==> flow/design.v <==
module uart_rx #(
    parameter CLOCKS_PER_PULSE = 4 ,  
              BITS_PER_WORD = 8,  
              W_OUT = 24  
) (
    input clk,rst_n,rx,
    output reg m_valid,
    output reg [W_OUT-1:0] m_data 
);
    localparam  IDLE    = 2'b00, 
                START   = 2'b01, 
                DATA    = 2'b10, 
                STOP    = 2'b11;
  	reg [1:0] state; 
    localparam NUM_WORDS = W_OUT / BITS_PER_WORD;
    reg[$clog2(CLOCKS_PER_PULSE)-1:0] c_clocks;
    reg[$clog2(BITS_PER_WORD)-1:0] c_bits;
    reg[$clog2(NUM_WORDS)-1:0] c_words;
    always @(posedge clk or negedge rst_n) begin
        if (!rst_n) begin
            {c_words,c_bits,c_clocks,m_valid,m_data} <= 1'b0;
            state <= IDLE;
        end else begin
            m_valid <= 0;
            case(state)
                IDLE: if(rx == 0)
                    state <= START;
                START: if(c_clocks == CLOCKS_PER_PULSE/2 - 1) begin
                        c_clocks <= 0;
                        state <= DATA;
                    end else begin
                        c_clocks <= c_clocks + 1;
                    end
              DATA:   if(c_clocks == CLOCKS_PER_PULSE-1)begin
                            c_clocks <= 0;
                            m_data <= {rx, m_data[W_OUT-1:1]};  
                            if(c_bits == BITS_PER_WORD-1) begin
                                c_bits <= 0;
                                state <= STOP;  
                                if(c_words == NUM_WORDS - 1) begin
                                    m_valid <= 1;  
                                    c_words <= 0;  
                                end else c_words <= c_words + 1;  
                            end else c_bits <= c_bits + 1;  
                        end else c_clocks <= c_clocks + 1;  
                STOP: if(c_clocks == CLOCKS_PER_PULSE - 1) begin
                        c_clocks <= 0;
                        state <= IDLE;  
                    end else c_clocks <= c_clocks + 1;
            endcase
        end
    end        
endmodule
module pwm_9ch #(
    parameter RESOLUTION = 16
)(
    input  wire                 clk,
    input  wire                 rst_n,
    input  wire [RESOLUTION-1:0] duty0,
    input  wire [RESOLUTION-1:0] duty1,
    input  wire [RESOLUTION-1:0] duty2,
    input  wire [RESOLUTION-1:0] duty3,
    input  wire [RESOLUTION-1:0] duty4,
    input  wire [RESOLUTION-1:0] duty5,
    input  wire [RESOLUTION-1:0] duty6,
    input  wire [RESOLUTION-1:0] duty7,
    input  wire [RESOLUTION-1:0] duty8,
    output reg  [8:0]           pwm_out
);
    reg [RESOLUTION-1:0] counter;
    always @(posedge clk or negedge rst_n) begin
        if (!rst_n)
            counter <= {RESOLUTION{1'b0}};
        else
            counter <= counter + 1;
    end
    always @(posedge clk or negedge rst_n) begin
        if (!rst_n) begin
            pwm_out <= 9'b0;
        end else begin
            pwm_out[0] <= (counter < duty0);
            pwm_out[1] <= (counter < duty1);
            pwm_out[2] <= (counter < duty2);
            pwm_out[3] <= (counter < duty3);
            pwm_out[4] <= (counter < duty4);
            pwm_out[5] <= (counter < duty5);
            pwm_out[6] <= (counter < duty6);
            pwm_out[7] <= (counter < duty7);
            pwm_out[8] <= (counter < duty8);
        end
    end
endmodule
module sev_seg_decorder(
    input [3:0] digit,
    output reg [6:0] seg
);
    always @(*)begin
        case(digit)
           4'd0: seg  = 7'b1000000;  
            4'd1: seg  = 7'b1111001;  
            4'd2: seg  = 7'b0100100;  
            4'd3: seg  = 7'b0110000;  
            4'd4: seg  = 7'b0011001;  
            4'd5: seg  = 7'b0010010;  
            4'd6: seg  = 7'b0000010;  
            4'd7: seg  = 7'b1111000;  
            4'd8: seg  = 7'b0000000;  
            4'd9: seg  = 7'b0010000;  
            4'd10: seg = 7'b0001000;  
            4'd11: seg = 7'b0000011;  
            4'd12: seg = 7'b1000110;  
            4'd13: seg = 7'b0100001;  
            4'd14: seg = 7'b0000110;  
            4'd15: seg = 7'b0001110;  
            default: seg = 7'b0111111;  
        endcase 
        end
endmodule
module uart_pwm_data_store #(
    parameter WIDTH = 16,
    parameter CHANNELS = 9
)(
    input  wire              clk,
    input  wire              rst_n,
    input  wire              rx_valid,
    input  wire [WIDTH-1:0]  rx_data,
    output reg  [3:0]        pkt_count,
    output reg [WIDTH-1:0] duty0,
    output reg [WIDTH-1:0] duty1,
    output reg [WIDTH-1:0] duty2,
    output reg [WIDTH-1:0] duty3,
    output reg [WIDTH-1:0] duty4,
    output reg [WIDTH-1:0] duty5,
    output reg [WIDTH-1:0] duty6,
    output reg [WIDTH-1:0] duty7,
    output reg [WIDTH-1:0] duty8
);
    reg [WIDTH-1:0] duty_reg [0:CHANNELS-1];
    integer k;
    always @(posedge clk or negedge rst_n) begin
        if (!rst_n) begin
            pkt_count <= 4'd0;
            for (k = 0; k < CHANNELS; k = k + 1)
                duty_reg[k] <= {WIDTH{1'b0}};
            duty0 <= 0; duty1 <= 0; duty2 <= 0;
            duty3 <= 0; duty4 <= 0; duty5 <= 0;
            duty6 <= 0; duty7 <= 0; duty8 <= 0;
        end else if (rx_valid) begin
            duty_reg[pkt_count] <= rx_data;
            duty0 <= duty_reg[0];
            duty1 <= duty_reg[1];
            duty2 <= duty_reg[2];
            duty3 <= duty_reg[3];
            duty4 <= duty_reg[4];
            duty5 <= duty_reg[5];
            duty6 <= duty_reg[6];
            duty7 <= duty_reg[7];
            duty8 <= duty_reg[8];
            if (pkt_count == CHANNELS-1)
                pkt_count <= 4'd0;
            else
                pkt_count <= pkt_count + 1;
        end
    end
endmodule
module uart_pwm_top (
    input  wire        clk,         
    input  wire        rst_n,       
    input  wire        uart_rx,     
    output wire [8:0]  pwm_out,     
    output wire [6:0] seg0,
    output wire [6:0] seg1,
    output wire [6:0] seg2,
    output wire [6:0] seg3,
    output wire [3:0] pkt_count
);
    wire        rx_valid;
    wire [15:0] rx_data;
    uart_rx #(.CLOCKS_PER_PULSE(434),  
              .BITS_PER_WORD(8), 
              .W_OUT(16) 
    ) uart_rx_inst (
        .clk(clk),
        .rst_n(rst_n),
        .rx(uart_rx),
        .m_data(rx_data),
        .m_valid(rx_valid)
    );
    wire [15:0] duty0, duty1, duty2, duty3, duty4, duty5, duty6, duty7, duty8;
    uart_pwm_data_store #(
        .WIDTH(16),
        .CHANNELS(9)
    ) data_store_inst (
        .clk(clk),
        .rst_n(rst_n),
        .rx_valid(rx_valid),
        .rx_data(rx_data),
        .pkt_count(pkt_count),
        .duty0(duty0), .duty1(duty1), .duty2(duty2),
        .duty3(duty3), .duty4(duty4), .duty5(duty5),
        .duty6(duty6), .duty7(duty7), .duty8(duty8)
    );
    pwm_9ch #(
        .RESOLUTION(16)
    ) pwm_inst (
        .clk(clk),
        .rst_n(rst_n),
        .duty0(duty0),
        .duty1(duty1),
        .duty2(duty2),
        .duty3(duty3),
        .duty4(duty4),
        .duty5(duty5),
        .duty6(duty6),
        .duty7(duty7),
        .duty8(duty8),
        .pwm_out(pwm_out)
    );
    wire [3:0] digit0 = rx_data[3:0];     
    wire [3:0] digit1 = rx_data[7:4];
    wire [3:0] digit2 = rx_data[11:8];
    wire [3:0] digit3 = rx_data[15:12];   
    sev_seg_decorder seg_inst0 (.digit(digit0), .seg(seg0));
    sev_seg_decorder seg_inst1 (.digit(digit1), .seg(seg1));
    sev_seg_decorder seg_inst2 (.digit(digit2), .seg(seg2));
    sev_seg_decorder seg_inst3 (.digit(digit3), .seg(seg3));
endmodule
Reports on uart_pwm_top
Tool output for the design above, in the order of the flow.
Lines are those of the file above, counted from 1.
Cell names lack the library's common part.
A cell with - has no value.
Set-up
  top module: uart_pwm_top
  clock port: clk
  cell library: sky130hd
  library corner: tt_025C_1v80

Word-level counts
Counts by Yosys on the flattened word-level netlist (proc, flatten, opt, wreduce). Print and check cells are left out. Cells with the same type and inputs are merged into one.
Memory sizes are those after Yosys's memory passes, which may raise the word count (mostly to a power of two), join words into wider ones and drop unused or constant bits.
Cells by class
  reduce/logical cells: 17
  $add $sub $neg: 5
  order comparisons: 9
  mux-type cells: 16
  equality and inequality tests: 19
Operators by type and width (count)
  16-bit < comparator: 9
  2-bit AND reduction: 10
  9-bit parallel mux with 2-bit select: 1
  9-bit two-way mux: 2
  16-bit by 1-bit adder with 16-bit output (second input constant): 1
  4-bit by 3-bit equality test with 1-bit output (second input constant): 4
  2-bit two-way mux: 5
  9-bit by 1-bit adder with 9-bit output (second input constant): 1
  9-bit by 8-bit equality test with 1-bit output (second input constant): 1
  9-bit equality test (second input constant): 1
  2-bit by 1-bit != test with 1-bit output (second input constant): 4
  4-bit by 2-bit equality test with 1-bit output (second input constant): 2
  2-bit parallel mux with 4-bit select: 1
  6-bit AND reduction: 1
  1-bit two-way mux: 5
  2-bit equality test (second input constant): 2
  4-bit by 1-bit adder with 4-bit output (second input constant): 1
  4-bit by 1-bit equality test with 1-bit output (second input constant): 1
  4-bit equality test (second input constant): 1
  4-bit zero test: 1
  4-bit nonzero test: 1
  4-bit two-way mux: 1
  3-bit by 1-bit adder with 3-bit output (second input constant): 1
  3-bit equality test (second input constant): 1
  3-bit AND reduction: 1
  3-bit nonzero test: 1
  3-bit two-way mux: 1
  2-bit by 1-bit equality test with 1-bit output (second input constant): 1
Other operator kinds: 4; their cells: 4.
Word-level totals
  bits in read-only memories: 448
  output and inout bits: 41
  word-level cells: 97
  memories: 4
  bits in registers: 349
Memories
  (name not given): depth 16, bits a word 7, read ports 1, wr ports 0, RTL line 98  | case(digit)
  (name not given): depth 16, bits a word 7, read ports 1, wr ports 0, RTL line 98
  (name not given): depth 16, bits a word 7, read ports 1, wr ports 0, RTL line 98
  (name not given): depth 16, bits a word 7, read ports 1, wr ports 0, RTL line 98

Longest topological paths
Depth = most cells in a row (Yosys ltp): at word level without a register or memory, in the mapped netlist without a sequential cell, where the memories' decode and read muxes count.
Logic depth
  word-level depth: 4
  ABC_AREA: 1
  depth in mapped cells: 11
  mapped depth without buffers: 10

Synthesis result
The flow's flattened synthesis, as Yosys stat reports it; memories are mapped. The netlist is that of the ABC_AREA named above (0 if unset); the other value can give another one.
Synthesis totals
  chip area (Yosys): 17255.3 um^2
  cells in the netlist: 1984
  sequential part of the area: 8784.7 um^2
  flip-flops: 351
  buffers: 87
Cell types (count)
  dfrtp_1: 350
  nand2_1: 572
  ha_1: 169
  o21ai_0: 320
  inv_1: 229
  a21oi_1: 83
  nor2_1: 79
  buf_2: 38
  clkbuf_1: 41
  nor3_1: 22
  nand3_1: 21
  o21ai_2: 10
  nand4_1: 12
  xnor2_1: 8
  xor2_1: 8
  a32o_1: 4
  buf_6: 3
  buf_4: 4
Not listed: further types 9, cells in them 11.

Timing after synthesis
Path of least setup slack by OpenSTA after synthesis, without wires, with an ideal clock, recovery checks aside; 20% of the period is set as input and as output delay. Where synthesis merged equal registers, the netlist keeps one of their names.
Timing path post-synthesis
  path type: reg2out
  start point: reg uart_rx_inst.m_data[12]
  end point: out seg3[3]
  delay of the path: 1428 ps
  launch time at the first pin: 0 ps
  stages on the path: 7
  required time: 16000 ps
  output delay: 4000 ps
  path buffers: 1
  arrival: 1428 ps
  clock period: 20000 ps
  slack: 14572 ps
  period reached after synthesis: 5428 ps
"delay of the path" = arrival - input delay + setup time.
At an output port there is no setup time.
"stages on the path" counts driving pins, that of a launching flip-flop among them; a cell with two outputs on the path counts twice.
"period reached after synthesis" = period - worst setup slack (recovery checks aside). The figure is calculated, with input and output delays left at 20% of the set period.
The rows between start and end are the longest chain of elaborated cells between them; the timing report does not say that the signal goes this way. Where chains are equally long, one stands for them.
A line is the first line of the expression or statement that the cell stems from. Yosys adds cells for indexed reads and writes and turns some case tables into memories.
The chain passes a memory read, where the word-level depth is cut; so it can be longer than that depth.
Between the ends, post-synthesis
  cells stage by stage: dfrtp_1 -> inv_1 -> clkbuf_1 -> ha_1 -> a21oi_1 -> o21ai_0 -> nand2_1
  length of the longest elaborated chain: 1
  elaborated cells between the ends (all ways): 1
  source lines of those cells: 1
  those cells by class: 1 x memory
Ends and longest elaborated chain, post-synthesis
  start, declared: RTL line 8  | output reg [W_OUT-1:0] m_data
  start, assigned: RTL line 36  | m_data <= {rx, m_data[W_OUT-1:1]};
  memory read 16 x 7 bit: RTL line 98  | case(digit)
  end, declared: RTL line 174  | output wire [6:0] seg3,

Timing after layout
From the final timing report of run A: the path of least setup slack in the routed layout; clock arrival at registers is part of the times.
The path's times are printed in steps of 10 ps; the period is the one set.
Timing path post-layout
  path type: reg2out
  start point: reg uart_rx_inst.m_data[1]
  end point: out seg0[0]
  path buffers: 2
  stages on the path: 9
  output delay: 4000 ps
  required time: 16000 ps
  launch time at the first pin: 520 ps
  slack: 12770 ps
  arrival: 3230 ps
  clock period: 20000 ps
The rows between start and end are the longest chain of elaborated cells between them; the timing report does not say that the signal goes this way. Where chains are equally long, one stands for them.
The chain passes a memory read, where the word-level depth is cut; so it can be longer than that depth.
Between the ends, post-layout
  cells stage by stage: dfrtp_1 -> inv_1 -> clkbuf_1 -> ha_1 -> inv_1 -> o21ai_0 -> o21ai_0 -> nand2_1 -> clkdlybuf4s50_1
  length of the longest elaborated chain: 1
  elaborated cells between the ends (all ways): 1
  source lines of those cells: 1
  those cells by class: 1 x memory
Ends and longest elaborated chain, post-layout
  start, declared: RTL line 8  | output reg [W_OUT-1:0] m_data
  start, assigned: RTL line 36  | m_data <= {rx, m_data[W_OUT-1:1]};
  memory read 16 x 7 bit: RTL line 98  | case(digit)
  end, declared: RTL line 171  | output wire [6:0] seg0,

Subject: flow runs of uart_pwm_top

Hi,

3 stored runs of uart_pwm_top in the flow (synthesis by Yosys, layout by OpenROAD, sky130hd cells), in arbitrary order. Constraints: input delay and output delay 20% of the set period each, output load 0.01 pF.
"achieved clock period" is the run's clock period less its worst setup slack. It is reckoned from that one timing run; input and output delays stay at 20% of the period that was set.
"worst setup path time": the worst setup path's part of the clock period (all of it between registers, 20% less for each end at a port) less its slack. A launch clock that arrives late makes it longer, a capture clock that arrives late makes it shorter.
"power" rests on the timing tool's default activity at the inputs, not on a simulated workload.
"worst setup path time" is known to 10 ps.

Run A
==> flow/run.sh <==
#!/bin/bash
# the make line also repeats the synthesis and layout settings of config.mk as NAME=value (left out here)
make -C /OpenROAD-flow-scripts/flow DESIGN_CONFIG=/design/flow/config.mk WORK_HOME=/design/flow/orfs CLKGATE_MAP_FILE= finish
==> flow/config.mk <==
export PLATFORM = sky130hd
export DESIGN_NAME = uart_pwm_top
export DESIGN_NICKNAME = uart_pwm_top
export VERILOG_FILES = /design/flow/design.v
export SDC_FILE = /design/flow/constraint.sdc
export NUM_CORES = 4
export LEC_CHECK = 0
export ABC_AREA = 1
export CAP_MARGIN = 5
export CELL_PAD_IN_SITES_DETAIL_PLACEMENT = 1
export CELL_PAD_IN_SITES_GLOBAL_PLACEMENT = 2
export CORE_MARGIN = 3
export CORE_UTILIZATION = 40
export CTS_CLUSTER_DIAMETER = 327
export CTS_CLUSTER_SIZE = 39
export GPL_TIMING_DRIVEN = 0
export HOLD_SLACK_MARGIN = 0.29
export MIN_ROUTING_LAYER = met2
export SETUP_SLACK_MARGIN = 0.12
export SLEW_MARGIN = 5
==> flow/constraint.sdc <==
create_clock -name core_clock -period 20.0 [get_ports {clk}]
set_input_delay 4.0000 -clock core_clock [delete_from_list [all_inputs] [get_ports {clk}]]
set_output_delay 4.0000 -clock core_clock [all_outputs]
set_load 0.01 [all_outputs]

==> results of run A <==
chip area after synthesis (Yosys): 17,255.3 um^2
die area: 45,665.6 um^2
standard-cell area of the final layout: 18,874.4 um^2
utilization: 44.6 %
worst setup slack after layout: 12,765 ps
total negative slack: 0 ps
worst hold slack: 495 ps
power: 1.082 mW
achieved clock period: 7,235 ps
worst setup path time: 3,230 ps
worst setup path kind: reg2out

Run B
==> flow/run.sh <==
#!/bin/bash
# the make line also repeats the synthesis and layout settings of config.mk as NAME=value (left out here)
make -C /OpenROAD-flow-scripts/flow DESIGN_CONFIG=/design/flow/config.mk WORK_HOME=/design/flow/orfs CLKGATE_MAP_FILE= finish
==> flow/config.mk <==
export PLATFORM = sky130hd
export DESIGN_NAME = uart_pwm_top
export DESIGN_NICKNAME = uart_pwm_top
export VERILOG_FILES = /design/flow/design.v
export SDC_FILE = /design/flow/constraint.sdc
export NUM_CORES = 4
export LEC_CHECK = 0
export ABC_AREA = 1
export CAP_MARGIN = 5
export CELL_PAD_IN_SITES_DETAIL_PLACEMENT = 1
export CORE_MARGIN = 3
export CORE_UTILIZATION = 40
export CTS_CLUSTER_DIAMETER = 327
export CTS_CLUSTER_SIZE = 39
export GPL_TIMING_DRIVEN = 0
export MIN_ROUTING_LAYER = met2
export SLEW_MARGIN = 5
==> flow/constraint.sdc <==
create_clock -name core_clock -period 20.0 [get_ports {clk}]
set_input_delay 4.0000 -clock core_clock [delete_from_list [all_inputs] [get_ports {clk}]]
set_output_delay 4.0000 -clock core_clock [all_outputs]
set_load 0.01 [all_outputs]

==> results of run B <==
chip area after synthesis (Yosys): 17,255.3 um^2
die area: 45,665.6 um^2
standard-cell area of the final layout: 18,878.1 um^2
utilization: 44.6 %
worst setup slack after layout: 12,539 ps
total negative slack: 0 ps
worst hold slack: 472 ps
power: 1.084 mW
achieved clock period: 7,461 ps
worst setup path time: 3,460 ps
worst setup path kind: reg2out

Run C
==> flow/run.sh <==
#!/bin/bash
# the make line also repeats the synthesis and layout settings of config.mk as NAME=value (left out here)
make -C /OpenROAD-flow-scripts/flow DESIGN_CONFIG=/design/flow/config.mk WORK_HOME=/design/flow/orfs CLKGATE_MAP_FILE= finish
==> flow/config.mk <==
export PLATFORM = sky130hd
export DESIGN_NAME = uart_pwm_top
export DESIGN_NICKNAME = uart_pwm_top
export VERILOG_FILES = /design/flow/design.v
export SDC_FILE = /design/flow/constraint.sdc
export NUM_CORES = 4
export LEC_CHECK = 0
export CAP_MARGIN = 25
export CELL_PAD_IN_SITES_DETAIL_PLACEMENT = 1
export CORE_MARGIN = 2
export CORE_UTILIZATION = 40
export GPL_TIMING_DRIVEN = 0
export SLEW_MARGIN = 20
==> flow/constraint.sdc <==
create_clock -name core_clock -period 20.0 [get_ports {clk}]
set_input_delay 4.0000 -clock core_clock [delete_from_list [all_inputs] [get_ports {clk}]]
set_output_delay 4.0000 -clock core_clock [all_outputs]
set_load 0.01 [all_outputs]

==> results of run C <==
chip area after synthesis (Yosys): 17,459.2 um^2
die area: 45,334.9 um^2
standard-cell area of the final layout: 20,014.2 um^2
utilization: 46.5 %
worst setup slack after layout: 12,925 ps
total negative slack: 0 ps
worst hold slack: 465 ps
power: 1.435 mW
achieved clock period: 7,075 ps
worst setup path time: 3,080 ps
worst setup path kind: reg2out

Regards
